==> flow/design.v <==
module abs_difference
#(parameter WIDTH = 8)
(ori, can, abs);
	input [WIDTH-1:0] ori, can;
	wire signed[WIDTH:0] neg1, neg2;
	output  [WIDTH-1:0] abs;
	assign neg1 = ori - can;
	assign neg2 = can - ori;
	assign abs = (neg1 < 0)? neg2[7:0] : neg1[7:0];
endmodule	
module SAD_4x8
#(parameter WIDTH = 8)
(
	input clk, rst, en,
	input [WIDTH-1:0]
		ori_0,
		ori_1,
		ori_2,
		ori_3,
		ori_4,
		ori_5,
		ori_6,
		ori_7,
		ori_8,
		ori_9,
		ori_10,
		ori_11,
		ori_12,
		ori_13,
		ori_14,
		ori_15,
		ori_16,
		ori_17,
		ori_18,
		ori_19,
		ori_20,
		ori_21,
		ori_22,
		ori_23,
		ori_24,
		ori_25,
		ori_26,
		ori_27,
		ori_28,
		ori_29,
		ori_30,
		ori_31,
		can_0,
		can_1,
		can_2,
		can_3,
		can_4,
		can_5,
		can_6,
		can_7,
		can_8,
		can_9,
		can_10,
		can_11,
		can_12,
		can_13,
		can_14,
		can_15,
		can_16,
		can_17,
		can_18,
		can_19,
		can_20,
		can_21,
		can_22,
		can_23,
		can_24,
		can_25,
		can_26,
		can_27,
		can_28,
		can_29,
		can_30,
		can_31,
	output [WIDTH+4:0] out_sad
 );
	reg [WIDTH-1:0] reg_ori_0,
					reg_ori_1,
					reg_ori_2,
					reg_ori_3,
					reg_ori_4,
					reg_ori_5,
					reg_ori_6,
					reg_ori_7,
					reg_ori_8,
					reg_ori_9,
					reg_ori_10,
					reg_ori_11,
					reg_ori_12,
					reg_ori_13,
					reg_ori_14,
					reg_ori_15,
					reg_ori_16,
					reg_ori_17,
					reg_ori_18,
					reg_ori_19,
					reg_ori_20,
					reg_ori_21,
					reg_ori_22,
					reg_ori_23,
					reg_ori_24,
					reg_ori_25,
					reg_ori_26,
					reg_ori_27,
					reg_ori_28,
					reg_ori_29,
					reg_ori_30,
					reg_ori_31,
					reg_can_0,
					reg_can_1,
					reg_can_2,
					reg_can_3,
					reg_can_4,
					reg_can_5,
					reg_can_6,
					reg_can_7,
					reg_can_8,
					reg_can_9,
					reg_can_10,
					reg_can_11,
					reg_can_12,
					reg_can_13,
					reg_can_14,
					reg_can_15,
					reg_can_16,
					reg_can_17,
					reg_can_18,
					reg_can_19,
					reg_can_20,
					reg_can_21,
					reg_can_22,
					reg_can_23,
					reg_can_24,
					reg_can_25,
					reg_can_26,
					reg_can_27,
					reg_can_28,
					reg_can_29,
					reg_can_30,
					reg_can_31;
	reg [WIDTH+1:0] reg_sum_0,
					reg_sum_1,
					reg_sum_2,
					reg_sum_3,
					reg_sum_4,
					reg_sum_5,
					reg_sum_6,
					reg_sum_7;
	reg [WIDTH+4:0] reg_total_sum;
	reg reg_en;
	wire [WIDTH+1:0] sum_0,
					 sum_1,
					 sum_2,
					 sum_3,
					 sum_4,
					 sum_5,
					 sum_6,
					 sum_7;
	wire [WIDTH-1:0] abs_diff_0,
					 abs_diff_1,
					 abs_diff_2,
					 abs_diff_3,
					 abs_diff_4,
					 abs_diff_5,
					 abs_diff_6,
					 abs_diff_7,
					 abs_diff_8,
					 abs_diff_9,
		 			 abs_diff_10,
		 			 abs_diff_11,
		 			 abs_diff_12,
		 			 abs_diff_13,
					 abs_diff_14,
					 abs_diff_15,
					 abs_diff_16,
					 abs_diff_17,
					 abs_diff_18,
					 abs_diff_19,
					 abs_diff_20,
					 abs_diff_21,
					 abs_diff_22,
					 abs_diff_23,
					 abs_diff_24,
					 abs_diff_25,
					 abs_diff_26,
					 abs_diff_27,
					 abs_diff_28,
					 abs_diff_29,
					 abs_diff_30,
					 abs_diff_31;
	always @(posedge clk)
	begin
		if(rst)
		begin
			reg_ori_0 <= 0;
			reg_ori_1 <= 0;
			reg_ori_2 <= 0;
			reg_ori_3 <= 0;
			reg_ori_4 <= 0;
			reg_ori_5 <= 0;
			reg_ori_6 <= 0;
			reg_ori_7 <= 0;
			reg_ori_8 <= 0;
			reg_ori_9 <= 0;
			reg_ori_10 <= 0;
			reg_ori_11 <= 0;
			reg_ori_12 <= 0;
			reg_ori_13 <= 0;
			reg_ori_14 <= 0;
			reg_ori_15 <= 0;
			reg_ori_16 <= 0;
			reg_ori_17 <= 0;
			reg_ori_18 <= 0;
			reg_ori_19 <= 0;
			reg_ori_20 <= 0;
			reg_ori_21 <= 0;
			reg_ori_22 <= 0;
			reg_ori_23 <= 0;
			reg_ori_24 <= 0;
			reg_ori_25 <= 0;
			reg_ori_26 <= 0;
			reg_ori_27 <= 0;
			reg_ori_28 <= 0;
			reg_ori_29 <= 0;
			reg_ori_30 <= 0;
			reg_ori_31 <= 0;
			reg_can_0 <= 0;
			reg_can_1 <= 0;
			reg_can_2 <= 0;
			reg_can_3 <= 0;
			reg_can_4 <= 0;
			reg_can_5 <= 0;
			reg_can_6 <= 0;
			reg_can_7 <= 0;
			reg_can_8 <= 0;
			reg_can_9 <= 0;
			reg_can_10 <= 0;
			reg_can_11 <= 0;
			reg_can_12 <= 0;
			reg_can_13 <= 0;
			reg_can_14 <= 0;
			reg_can_15 <= 0;
			reg_can_16 <= 0;
			reg_can_17 <= 0;
			reg_can_18 <= 0;
			reg_can_19 <= 0;
			reg_can_20 <= 0;
			reg_can_21 <= 0;
			reg_can_22 <= 0;
			reg_can_23 <= 0;
			reg_can_24 <= 0;
			reg_can_25 <= 0;
			reg_can_26 <= 0;
			reg_can_27 <= 0;
			reg_can_28 <= 0;
			reg_can_29 <= 0;
			reg_can_30 <= 0;
			reg_can_31 <= 0;
			reg_en <= 0;			
		end
		else
		begin
			if(en)
			begin
				reg_ori_0 <= ori_0;
				reg_ori_1 <= ori_1;
				reg_ori_2 <= ori_2;
				reg_ori_3 <= ori_3;
				reg_ori_4 <= ori_4;
				reg_ori_5 <= ori_5;
				reg_ori_6 <= ori_6;
				reg_ori_7 <= ori_7;
				reg_ori_8 <= ori_8;
				reg_ori_9 <= ori_9;
				reg_ori_10 <= ori_10;
				reg_ori_11 <= ori_11;
				reg_ori_12 <= ori_12;
				reg_ori_13 <= ori_13;
				reg_ori_14 <= ori_14;
				reg_ori_15 <= ori_15;
				reg_ori_16 <= ori_16;
				reg_ori_17 <= ori_17;
				reg_ori_18 <= ori_18;
				reg_ori_19 <= ori_19;
				reg_ori_20 <= ori_20;
				reg_ori_21 <= ori_21;
				reg_ori_22 <= ori_22;
				reg_ori_23 <= ori_23;
				reg_ori_24 <= ori_24;
				reg_ori_25 <= ori_25;
				reg_ori_26 <= ori_26;
				reg_ori_27 <= ori_27;
				reg_ori_28 <= ori_28;
				reg_ori_29 <= ori_29;
				reg_ori_30 <= ori_30;
				reg_ori_31 <= ori_31;
				reg_can_0 <= can_0;
				reg_can_1 <= can_1;
				reg_can_2 <= can_2;
				reg_can_3 <= can_3;
				reg_can_4 <= can_4;
				reg_can_5 <= can_5;
				reg_can_6 <= can_6;
				reg_can_7 <= can_7;
				reg_can_8 <= can_8;
				reg_can_9 <= can_9;
				reg_can_10 <= can_10;
				reg_can_11 <= can_11;
				reg_can_12 <= can_12;
				reg_can_13 <= can_13;
				reg_can_14 <= can_14;
				reg_can_15 <= can_15;
				reg_can_16 <= can_16;
				reg_can_17 <= can_17;
				reg_can_18 <= can_18;
				reg_can_19 <= can_19;
				reg_can_20 <= can_20;
				reg_can_21 <= can_21;
				reg_can_22 <= can_22;
				reg_can_23 <= can_23;
				reg_can_24 <= can_24;
				reg_can_25 <= can_25;
				reg_can_26 <= can_26;
				reg_can_27 <= can_27;
				reg_can_28 <= can_28;
				reg_can_29 <= can_29;
				reg_can_30 <= can_30;
				reg_can_31 <= can_31;
			end
			reg_en <= en;
		end
	end
	abs_difference #(WIDTH) b_abs_diff_0 (reg_ori_0, reg_can_0, abs_diff_0);
	abs_difference #(WIDTH) b_abs_diff_1 (reg_ori_1, reg_can_1, abs_diff_1);
	abs_difference #(WIDTH) b_abs_diff_2 (reg_ori_2, reg_can_2, abs_diff_2);
	abs_difference #(WIDTH) b_abs_diff_3 (reg_ori_3, reg_can_3, abs_diff_3);
	abs_difference #(WIDTH) b_abs_diff_4 (reg_ori_4, reg_can_4, abs_diff_4);
	abs_difference #(WIDTH) b_abs_diff_5 (reg_ori_5, reg_can_5, abs_diff_5);
	abs_difference #(WIDTH) b_abs_diff_6 (reg_ori_6, reg_can_6, abs_diff_6);
	abs_difference #(WIDTH) b_abs_diff_7 (reg_ori_7, reg_can_7, abs_diff_7);
	abs_difference #(WIDTH) b_abs_diff_8 (reg_ori_8, reg_can_8, abs_diff_8);
	abs_difference #(WIDTH) b_abs_diff_9 (reg_ori_9, reg_can_9, abs_diff_9);
	abs_difference #(WIDTH) b_abs_diff_10 (reg_ori_10, reg_can_10, abs_diff_10);
	abs_difference #(WIDTH) b_abs_diff_11 (reg_ori_11, reg_can_11, abs_diff_11);
	abs_difference #(WIDTH) b_abs_diff_12 (reg_ori_12, reg_can_12, abs_diff_12);
	abs_difference #(WIDTH) b_abs_diff_13 (reg_ori_13, reg_can_13, abs_diff_13);
	abs_difference #(WIDTH) b_abs_diff_14 (reg_ori_14, reg_can_14, abs_diff_14);
	abs_difference #(WIDTH) b_abs_diff_15 (reg_ori_15, reg_can_15, abs_diff_15);
	abs_difference #(WIDTH) b_abs_diff_16 (reg_ori_16, reg_can_16, abs_diff_16);
	abs_difference #(WIDTH) b_abs_diff_17 (reg_ori_17, reg_can_17, abs_diff_17);
	abs_difference #(WIDTH) b_abs_diff_18 (reg_ori_18, reg_can_18, abs_diff_18);
	abs_difference #(WIDTH) b_abs_diff_19 (reg_ori_19, reg_can_19, abs_diff_19);
	abs_difference #(WIDTH) b_abs_diff_20 (reg_ori_20, reg_can_20, abs_diff_20);
	abs_difference #(WIDTH) b_abs_diff_21 (reg_ori_21, reg_can_21, abs_diff_21);
	abs_difference #(WIDTH) b_abs_diff_22 (reg_ori_22, reg_can_22, abs_diff_22);
	abs_difference #(WIDTH) b_abs_diff_23 (reg_ori_23, reg_can_23, abs_diff_23);
	abs_difference #(WIDTH) b_abs_diff_24 (reg_ori_24, reg_can_24, abs_diff_24);
	abs_difference #(WIDTH) b_abs_diff_25 (reg_ori_25, reg_can_25, abs_diff_25);
	abs_difference #(WIDTH) b_abs_diff_26 (reg_ori_26, reg_can_26, abs_diff_26);
	abs_difference #(WIDTH) b_abs_diff_27 (reg_ori_27, reg_can_27, abs_diff_27);
	abs_difference #(WIDTH) b_abs_diff_28 (reg_ori_28, reg_can_28, abs_diff_28);
	abs_difference #(WIDTH) b_abs_diff_29 (reg_ori_29, reg_can_29, abs_diff_29);
	abs_difference #(WIDTH) b_abs_diff_30 (reg_ori_30, reg_can_30, abs_diff_30);
	abs_difference #(WIDTH) b_abs_diff_31 (reg_ori_31, reg_can_31, abs_diff_31);
	assign sum_0 = abs_diff_0 +
				   abs_diff_1 +
				   abs_diff_2 +
				   abs_diff_3;
	assign sum_1 = abs_diff_4 +
				   abs_diff_5 +
				   abs_diff_6 +
				   abs_diff_7;
	assign sum_2 = abs_diff_8 +
				   abs_diff_9 +
				   abs_diff_10 +
				   abs_diff_11;
    assign sum_3 = abs_diff_12 +
				   abs_diff_13 +
				   abs_diff_14 +
				   abs_diff_15;
	assign sum_4 = abs_diff_16 +
				   abs_diff_17 +
				   abs_diff_18 +
				   abs_diff_19;
	assign sum_5 = abs_diff_20 +
				   abs_diff_21 +
				   abs_diff_22 +
				   abs_diff_23;
	assign sum_6 = abs_diff_24 +
				   abs_diff_25 +
				   abs_diff_26 +
				   abs_diff_27;
	assign sum_7 = abs_diff_28 +
				   abs_diff_29 +
				   abs_diff_30 +
				   abs_diff_31;
	always @(posedge clk)
	begin
		if(rst)
		begin
			reg_sum_0 <= 0;
			reg_sum_1 <= 0;
			reg_sum_2 <= 0;
			reg_sum_3 <= 0;
			reg_sum_4 <= 0;
			reg_sum_5 <= 0;
			reg_sum_6 <= 0;
			reg_sum_7 <= 0;
		end
		else
		begin
			reg_sum_0 <= sum_0;
			reg_sum_1 <= sum_1;
			reg_sum_2 <= sum_2;
			reg_sum_3 <= sum_3;
			reg_sum_4 <= sum_4;
			reg_sum_5 <= sum_5;
			reg_sum_6 <= sum_6;
			reg_sum_7 <= sum_7;
		end
	end
	always @(posedge clk)
	begin
		if(rst)
		begin
			reg_total_sum <= 0;
		end
		else
		begin
			if(reg_en)
				reg_total_sum <= reg_sum_0 +
								 reg_sum_1 +
								 reg_sum_2 +
								 reg_sum_3 +
								 reg_sum_4 +
								 reg_sum_5 +
								 reg_sum_6 +
								 reg_sum_7;
		end
	end
	assign out_sad = reg_total_sum;
endmodule
module control
(
	input  clk, rst, init, finish, ack,
 	output en, done, rst_sad
);
	reg [3:0] state;
	reg reg_en, reg_done, reg_rst_sad;
	parameter INIT = 0, CALC = 1, WAIT = 2, DONE = 3;
	always @(state)
	begin
		case(state)
			INIT:
			begin
				reg_rst_sad = 1;
				reg_done = 0;
				reg_en = 0;
			end
			CALC:
			begin
				reg_rst_sad = 0;
				reg_done = 0;
				reg_en = 1;
			end
			WAIT:
			begin
				reg_rst_sad = 0;
				reg_done = 0;
				reg_en = 1;
			end
			DONE:
			begin
				reg_rst_sad = 0;
				reg_done = 1;
				reg_en = 0;
			end
			default:
			begin
				reg_rst_sad = 1;
				reg_done = 0;
				reg_en = 0;
			end
		endcase
	end
	always @(posedge clk or posedge rst)
	begin
		if(rst)
			state <= INIT;
		else
		begin
			case(state)
				INIT:
				begin
					if(init)
						state <= CALC;
					else
						state <= INIT;
				end
				CALC:
				begin
					if(init)
						state <= CALC;
					else
						state <= WAIT;
				end
				WAIT:
				begin
					if(finish)
						state <= DONE;
					else
						state <= WAIT;
				end
				DONE:
				begin
					if(ack)
						state <= INIT;
					else
						state <= DONE;
				end
			endcase
		end
	end
	assign rst_sad = reg_rst_sad;
	assign en = reg_en;
	assign done = reg_done;
endmodule
module top_level
#(parameter WIDTH = 8)
(
	input clk, rst, init, finish, ack,
	input [WIDTH-1:0]
		ori_0,
		ori_1,
		ori_2,
		ori_3,
		ori_4,
		ori_5,
		ori_6,
		ori_7,
		ori_8,
		ori_9,
		ori_10,
		ori_11,
		ori_12,
		ori_13,
		ori_14,
		ori_15,
		ori_16,
		ori_17,
		ori_18,
		ori_19,
		ori_20,
		ori_21,
		ori_22,
		ori_23,
		ori_24,
		ori_25,
		ori_26,
		ori_27,
		ori_28,
		ori_29,
		ori_30,
		ori_31,
		can_0,
		can_1,
		can_2,
		can_3,
		can_4,
		can_5,
		can_6,
		can_7,
		can_8,
		can_9,
		can_10,
		can_11,
		can_12,
		can_13,
		can_14,
		can_15,
		can_16,
		can_17,
		can_18,
		can_19,
		can_20,
		can_21,
		can_22,
		can_23,
		can_24,
		can_25,
		can_26,
		can_27,
		can_28,
		can_29,
		can_30,
		can_31,
	output done,
	output [WIDTH+4:0] out_sad
	);
	reg [WIDTH-1:0] reg_ori_0,
					reg_ori_1,
					reg_ori_2,
					reg_ori_3,
					reg_ori_4,
					reg_ori_5,
					reg_ori_6,
					reg_ori_7,
					reg_ori_8,
					reg_ori_9,
					reg_ori_10,
					reg_ori_11,
					reg_ori_12,
					reg_ori_13,
					reg_ori_14,
					reg_ori_15,
					reg_ori_16,
					reg_ori_17,
					reg_ori_18,
					reg_ori_19,
					reg_ori_20,
					reg_ori_21,
					reg_ori_22,
					reg_ori_23,
					reg_ori_24,
					reg_ori_25,
					reg_ori_26,
					reg_ori_27,
					reg_ori_28,
					reg_ori_29,
					reg_ori_30,
					reg_ori_31,
					reg_can_0,
					reg_can_1,
					reg_can_2,
					reg_can_3,
					reg_can_4,
					reg_can_5,
					reg_can_6,
					reg_can_7,
					reg_can_8,
					reg_can_9,
					reg_can_10,
					reg_can_11,
					reg_can_12,
					reg_can_13,
					reg_can_14,
					reg_can_15,
					reg_can_16,
					reg_can_17,
					reg_can_18,
					reg_can_19,
					reg_can_20,
					reg_can_21,
					reg_can_22,
					reg_can_23,
					reg_can_24,
					reg_can_25,
					reg_can_26,
					reg_can_27,
					reg_can_28,
					reg_can_29,
					reg_can_30,
					reg_can_31;
	wire rst_regs, en;
	control b_control(
		.clk(clk),
		.rst(rst),
		.init(init),
		.finish(finish),
		.ack(ack),
		.en(en),
		.done(done),
		.rst_sad(rst_regs)
		);
	SAD_4x8 b_SAD_4x8(
		.clk(clk),
		.rst(rst_regs),
		.en(en),
		.ori_0(ori_0),
		.ori_1(ori_1),
		.ori_2(ori_2),
		.ori_3(ori_3),
		.ori_4(ori_4),
		.ori_5(ori_5),
		.ori_6(ori_6),
		.ori_7(ori_7),
		.ori_8(ori_8),
		.ori_9(ori_9),
		.ori_10(ori_10),
		.ori_11(ori_11),
		.ori_12(ori_12),
		.ori_13(ori_13),
		.ori_14(ori_14),
		.ori_15(ori_15),
		.ori_16(ori_16),
		.ori_17(ori_17),
		.ori_18(ori_18),
		.ori_19(ori_19),
		.ori_20(ori_20),
		.ori_21(ori_21),
		.ori_22(ori_22),
		.ori_23(ori_23),
		.ori_24(ori_24),
		.ori_25(ori_25),
		.ori_26(ori_26),
		.ori_27(ori_27),
		.ori_28(ori_28),
		.ori_29(ori_29),
		.ori_30(ori_30),
		.ori_31(ori_31),
		.can_0(can_0),
		.can_1(can_1),
		.can_2(can_2),
		.can_3(can_3),
		.can_4(can_4),
		.can_5(can_5),
		.can_6(can_6),
		.can_7(can_7),
		.can_8(can_8),
		.can_9(can_9),
		.can_10(can_10),
		.can_11(can_11),
		.can_12(can_12),
		.can_13(can_13),
		.can_14(can_14),
		.can_15(can_15),
		.can_16(can_16),
		.can_17(can_17),
		.can_18(can_18),
		.can_19(can_19),
		.can_20(can_20),
		.can_21(can_21),
		.can_22(can_22),
		.can_23(can_23),
		.can_24(can_24),
		.can_25(can_25),
		.can_26(can_26),
		.can_27(can_27),
		.can_28(can_28),
		.can_29(can_29),
		.can_30(can_30),
		.can_31(can_31),
		.out_sad(out_sad)
		);
endmodule
==> Step by step through the tools: top_level <==
What the tools print for top_level, step after step.
Line numbers count from 1 in the design file above.
Library cell names are shortened.
{ "design": {"top": "top_level", "clk_port": "clk", "cell_library": "sky130hd", "lib_corner": "tt_025C_1v80"} }

==> Word level <==
Counts by Yosys on the flattened word-level netlist (proc, flatten, opt, wreduce; memories kept). Register bits leave out memories and registers merged into their read ports (data or address). Print and check cells are left out. Cells with the same type and inputs are merged into one.
{ "bits": {"ff_bits": 610, "output_inout_bits": 14} }
{ "op_classes": {"n_addsub": 95, "compare": 32, "eq_ne": 3, "muxes": 39, "n_reduce_logical": 4} }
{ "op_table": {"columns": ["op", "n"], "rows": [
  ["subtractor 8 x 8 -> 9 bit", 32],
  ["< comparator 9 x 1 -> 1 bit with constant B", 32],
  ["subtractor 8 bit", 32],
  ["two-way mux 8 bit", 32],
  ["adder 10 x 8 -> 10 bit", 16],
  ["adder 13 x 10 -> 13 bit", 6],
  ["adder 8 x 8 -> 9 bit", 8],
  ["case mux 4 bit (select 4 bit)", 1],
  ["adder 10 x 10 -> 11 bit", 1],
  ["== test 4 x 2 -> 1 bit with constant B", 2],
  ["== test 4 x 1 -> 1 bit with constant B", 1],
  ["logical NOT 4 bit", 1],
  ["nonzero test 4 bit", 1],
  ["two-way mux 2 bit", 2],
  ["two-way mux 1 bit", 4],
  ["OR reduction 3 bit", 1],
  ["OR reduction 2 bit", 1]
]} }

==> Logic depth <==
Longest topological path by Yosys (ltp), each cell counted once; first at word level (registers and memories cut), then after technology mapping (sequential cells cut; the memories' decode and read muxes count).
{ "depth": {"depth_word": 7, "ABC_AREA": 0, "ltp_mapped": 24, "depth_no_buf": 24} }

==> Netlist <==
Source: synth_stat.txt of the flow (Yosys; design flattened, memories mapped). It holds for the ABC_AREA given above (unset counts as 0); a run with the other value may have another netlist.
Totals and module areas in this step are rounded.
{ "mapped": {"mapped_cells": 6118, "synth_area_um2": 51000, "sequential_area_um2": 12000, "flip_flops": 610} }
{ "types": {"columns": ["cell", "n", "area_total_um2"], "rows": [
  ["dfxtp_1", 606, 1.21E+04],
  ["ha_1", 635, 7945.12],
  ["fa_1", 193, 3.86E+03],
  ["o31ai_1", 512, 3.84E+03],
  ["inv_1", 885, 3.32E+03],
  ["nand2_1", 692, 2.6E+03],
  ["a21oi_1", 315, 1.58E+03],
  ["mux2i_1", 109, 1.09E+03],
  ["xor2_1", 121, 1.06E+03],
  ["clkbuf_1", 272, 1.02E+03],
  ["xnor2_1", 117, 1.02E+03],
  ["nor2_1", 230, 863.328],
  ["a21o_1", 107, 803.27],
  ["o21ai_0", 141, 705.677],
  ["nand3_1", 124, 620.595],
  ["nand4_1", 93, 581.808],
  ["o21a_1", 77, 578.054],
  ["o21bai_1", 68, 510.49]
]} }
Other cell types: 63; their cells: 821.
The figures by module come from a second, unflattened synthesis with its own total; it is not the netlist above.
{ "unflattened": {"cells_unflattened": 5254, "hier_area_um2": 48000} }
Each row is one instance without its submodules.
{ "by_module": {"columns": ["module", "n_inst", "cells", "area_um2", "mod_seq_area_um2"], "rows": [
  ["SAD_4x8", 1, 2517, 27000, 12000],
  ["abs_difference (WIDTH=8)", 32, 85, 660, 0.0],
  ["control", 1, 17, 170, 100],
  ["top_level", 1, 0, 0.0, 0.0]
]} }

==> Timing after synthesis <==
OpenSTA on the mapped netlist: ideal clock, no wires. The path of least setup slack (recovery checks aside). Input and output delay are each 20% of the period. Register names are those of the netlist, which keeps one name where synthesis merged equal registers.
{ "synth_path": {"path_type": "register to register", "from": "reg b_SAD_4x8.reg_sum_1[0]", "to": "reg b_SAD_4x8.reg_total_sum[12]", "period_ns": 5.8, "launch_ns": 0.000, "arrival_ns": 5.355, "slack_ns": 0.367, "delay_ns": 5.433, "driving_pins": 22, "n_path_buf": 0, "synth_period_reached_ns": 5.433} }
"delay_ns" = arrival - input delay + setup time.
"driving_pins": output pins that drive a net of the path, with the launching flip-flop's if there is one; two outputs of one cell count as two.
"synth_period_reached_ns" is the clock period less the worst setup slack; recovery checks do not enter. This is arithmetic on one report: input and output delays are still those of the set period (20% each).
Between the ends stands the longest chain of elaborated cells between them, by number of cells; it is not shown to be the way that was timed. Of several equally long chains one is given.
A line is the first line of the expression or statement that the cell stems from. Yosys adds cells for indexed reads and writes and turns some case tables into memories.
{ "synth_between": {"cell_sequence": "dfxtp_1 ha_1 fa_1 a21o_1 a21oi_1 nor2b_1 o21a_1 o41ai_1 xnor2_1 fa_1 inv_1 fa_1 fa_1 fa_1 inv_1 ha_1 a21o_1 a21o_1 a221oi_1 o21ai_0 and3_1 nor3_1", "elab_chain_len": 7, "cells_between": 7, "cone_classes": "add/sub: 7"} }
{ "synth_rtl": {"columns": ["item", "line", "source"], "rows": [
  ["start, declared", 147, "reg_sum_1,"],
  ["start, assigned", 407, "reg_sum_1 <= 0;"],
  ["start, assigned", 418, "reg_sum_1 <= sum_1;"],
  ["adder 10 x 10 -> 11 bit", 436, "reg_total_sum <= reg_sum_0 +"],
  ["adder 13 x 10 -> 13 bit (6 in a row)", 436, null],
  ["end, assigned", 431, "reg_total_sum <= 0;"],
  ["end, assigned", 436, null],
  ["end, declared", 154, "reg [WIDTH+4:0] reg_total_sum;"]
]} }

==> Worst path after layout <==
Path of least setup slack in the final report of flow run 1 (OpenROAD, finished layout, wires in). Where an end is a register, its clock arrival counts in the times.
{ "layout_path": {"path_type": "register to register", "from": "reg b_SAD_4x8.reg_sum_1[0]", "to": "reg b_SAD_4x8.reg_total_sum[12]", "period_ns": 8.25, "launch_ns": 0.64, "arrival_ns": 6.39, "slack_ns": 2.43, "driving_pins": 22, "n_path_buf": 0} }
Between the ends stands the longest chain of elaborated cells between them, by number of cells; it is not shown to be the way that was timed. Of several equally long chains one is given.
{ "layout_between": {"cell_sequence": "dfxtp_1 ha_1 fa_1 a21o_1 a21oi_1 nor2b_1 o21a_1 o41ai_1 xnor2_1 fa_1 inv_1 fa_1 fa_1 fa_1 inv_1 ha_1 a21o_1 a21o_1 a221oi_1 o21ai_0 and3_1 nor3_1", "elab_chain_len": 7, "cells_between": 7, "cone_classes": "add/sub: 7"} }
{ "layout_rtl": {"columns": ["item", "line", "source"], "rows": [
  ["start, declared", 147, "reg_sum_1,"],
  ["start, assigned", 407, "reg_sum_1 <= 0;"],
  ["start, assigned", 418, "reg_sum_1 <= sum_1;"],
  ["adder 10 x 10 -> 11 bit", 436, "reg_total_sum <= reg_sum_0 +"],
  ["adder 13 x 10 -> 13 bit (6 in a row)", 436, null],
  ["end, assigned", 431, "reg_total_sum <= 0;"],
  ["end, assigned", 436, null],
  ["end, declared", 154, "reg [WIDTH+4:0] reg_total_sum;"]
]} }

## Implementation results

Settings and measured results of 5 stored flow runs for module top_level (sky130hd), not sorted in any way. The constraints put input and output delay at 20% of the set period each and load the outputs with 0.01 pF.
"period_reached_ns" = clock period - worst setup slack. The figure is calculated, with input and output delays left at 20% of the set period.
"critical_path_time_ns" is the time allowed to the run's worst setup path (the clock period less input and output delay, where it has them) less its slack. Clock arrival times count: a late capture clock shortens it, a late launch clock lengthens it.
Measured values are rounded.
[
  {
    "run": "flow run 1",
    "settings": { "CORE_UTILIZATION": 40, "period_ns": 8.25, "CAP_MARGIN": 20, "CORE_MARGIN": 2, "SLEW_MARGIN": 20 },
    "results": { "synthesis_area_um2": 51000, "design.die.area_um2": 130000, "stdcell_area_um2": 60000, "utilization_frac": 0.48, "worstSetupSlack_ns": 2.4, "setup_tns_ns": 0.000, "hold_ws_ns": 0.46, "period_reached_ns": 5.825, "critical_path_time_ns": 5.83, "critical_path_kind": "register to register" }
  },
  {
    "run": "flow run 2",
    "settings": { "ABC_AREA": 1, "CAP_MARGIN": 15, "CELL_PAD_IN_SITES_GLOBAL_PLACEMENT": 2, "CORE_ASPECT_RATIO": 1.47, "CORE_MARGIN": 9, "CORE_UTILIZATION": 37, "CTS_CLUSTER_DIAMETER": 172, "GPL_ROUTABILITY_DRIVEN": 0, "HOLD_SLACK_MARGIN": 0.09, "MAX_ROUTING_LAYER": "met4", "PLACE_DENSITY_LB_ADDON": 0.27, "SETUP_SLACK_MARGIN": 1.19, "SLEW_MARGIN": 35, "TNS_END_PERCENT": 60, "period_ns": 6.38 },
    "results": { "synthesis_area_um2": 55000, "design.die.area_um2": 160000, "stdcell_area_um2": 64000, "utilization_frac": 0.44, "worstSetupSlack_ns": 1.6, "setup_tns_ns": 0.000, "hold_ws_ns": 0.49, "period_reached_ns": 4.798, "critical_path_time_ns": 4.80, "critical_path_kind": "register to register" }
  },
  {
    "run": "flow run 3",
    "settings": { "CAP_MARGIN": 15, "CELL_PAD_IN_SITES_DETAIL_PLACEMENT": 1, "CELL_PAD_IN_SITES_GLOBAL_PLACEMENT": 1, "CORE_ASPECT_RATIO": 1.25, "CORE_MARGIN": 9, "CORE_UTILIZATION": 40, "GPL_ROUTABILITY_DRIVEN": 1, "HOLD_SLACK_MARGIN": 0.15, "MAX_ROUTING_LAYER": "met4", "MIN_ROUTING_LAYER": "met2", "SETUP_SLACK_MARGIN": 0.12, "SLEW_MARGIN": 25, "TNS_END_PERCENT": 65, "period_ns": 5.8 },
    "results": { "synthesis_area_um2": 51000, "design.die.area_um2": 140000, "stdcell_area_um2": 60000, "utilization_frac": 0.48, "worstSetupSlack_ns": 0.33, "setup_tns_ns": 0.000, "hold_ws_ns": 0.47, "period_reached_ns": 5.468, "critical_path_time_ns": 5.47, "critical_path_kind": "register to register" }
  },
  {
    "run": "flow run 4",
    "settings": { "ABC_AREA": 1, "CAP_MARGIN": 15, "CELL_PAD_IN_SITES_GLOBAL_PLACEMENT": 2, "CORE_ASPECT_RATIO": 1.47, "CORE_MARGIN": 4, "CORE_UTILIZATION": 37, "HOLD_SLACK_MARGIN": 0.09, "PLACE_DENSITY": 0.42, "SLEW_MARGIN": 35, "period_ns": 7.09 },
    "results": { "synthesis_area_um2": 55000, "design.die.area_um2": 150000, "stdcell_area_um2": 64000, "utilization_frac": 0.44, "worstSetupSlack_ns": 2.2, "setup_tns_ns": 0.000, "hold_ws_ns": 0.47, "period_reached_ns": 4.867, "critical_path_time_ns": 4.87, "critical_path_kind": "register to register" }
  },
  {
    "run": "flow run 5",
    "settings": { "CELL_PAD_IN_SITES_GLOBAL_PLACEMENT": 1, "CORE_ASPECT_RATIO": 1.25, "CORE_MARGIN": 6, "CORE_UTILIZATION": 40, "SETUP_SLACK_MARGIN": 0.12, "TNS_END_PERCENT": 65, "period_ns": 5.8, "CAP_MARGIN": 20, "SLEW_MARGIN": 20 },
    "results": { "synthesis_area_um2": 51000, "design.die.area_um2": 140000, "stdcell_area_um2": 60000, "utilization_frac": 0.48, "worstSetupSlack_ns": 0.36, "setup_tns_ns": 0.000, "hold_ws_ns": 0.46, "period_reached_ns": 5.441, "critical_path_time_ns": 5.44, "critical_path_kind": "register to register" }
  }
]
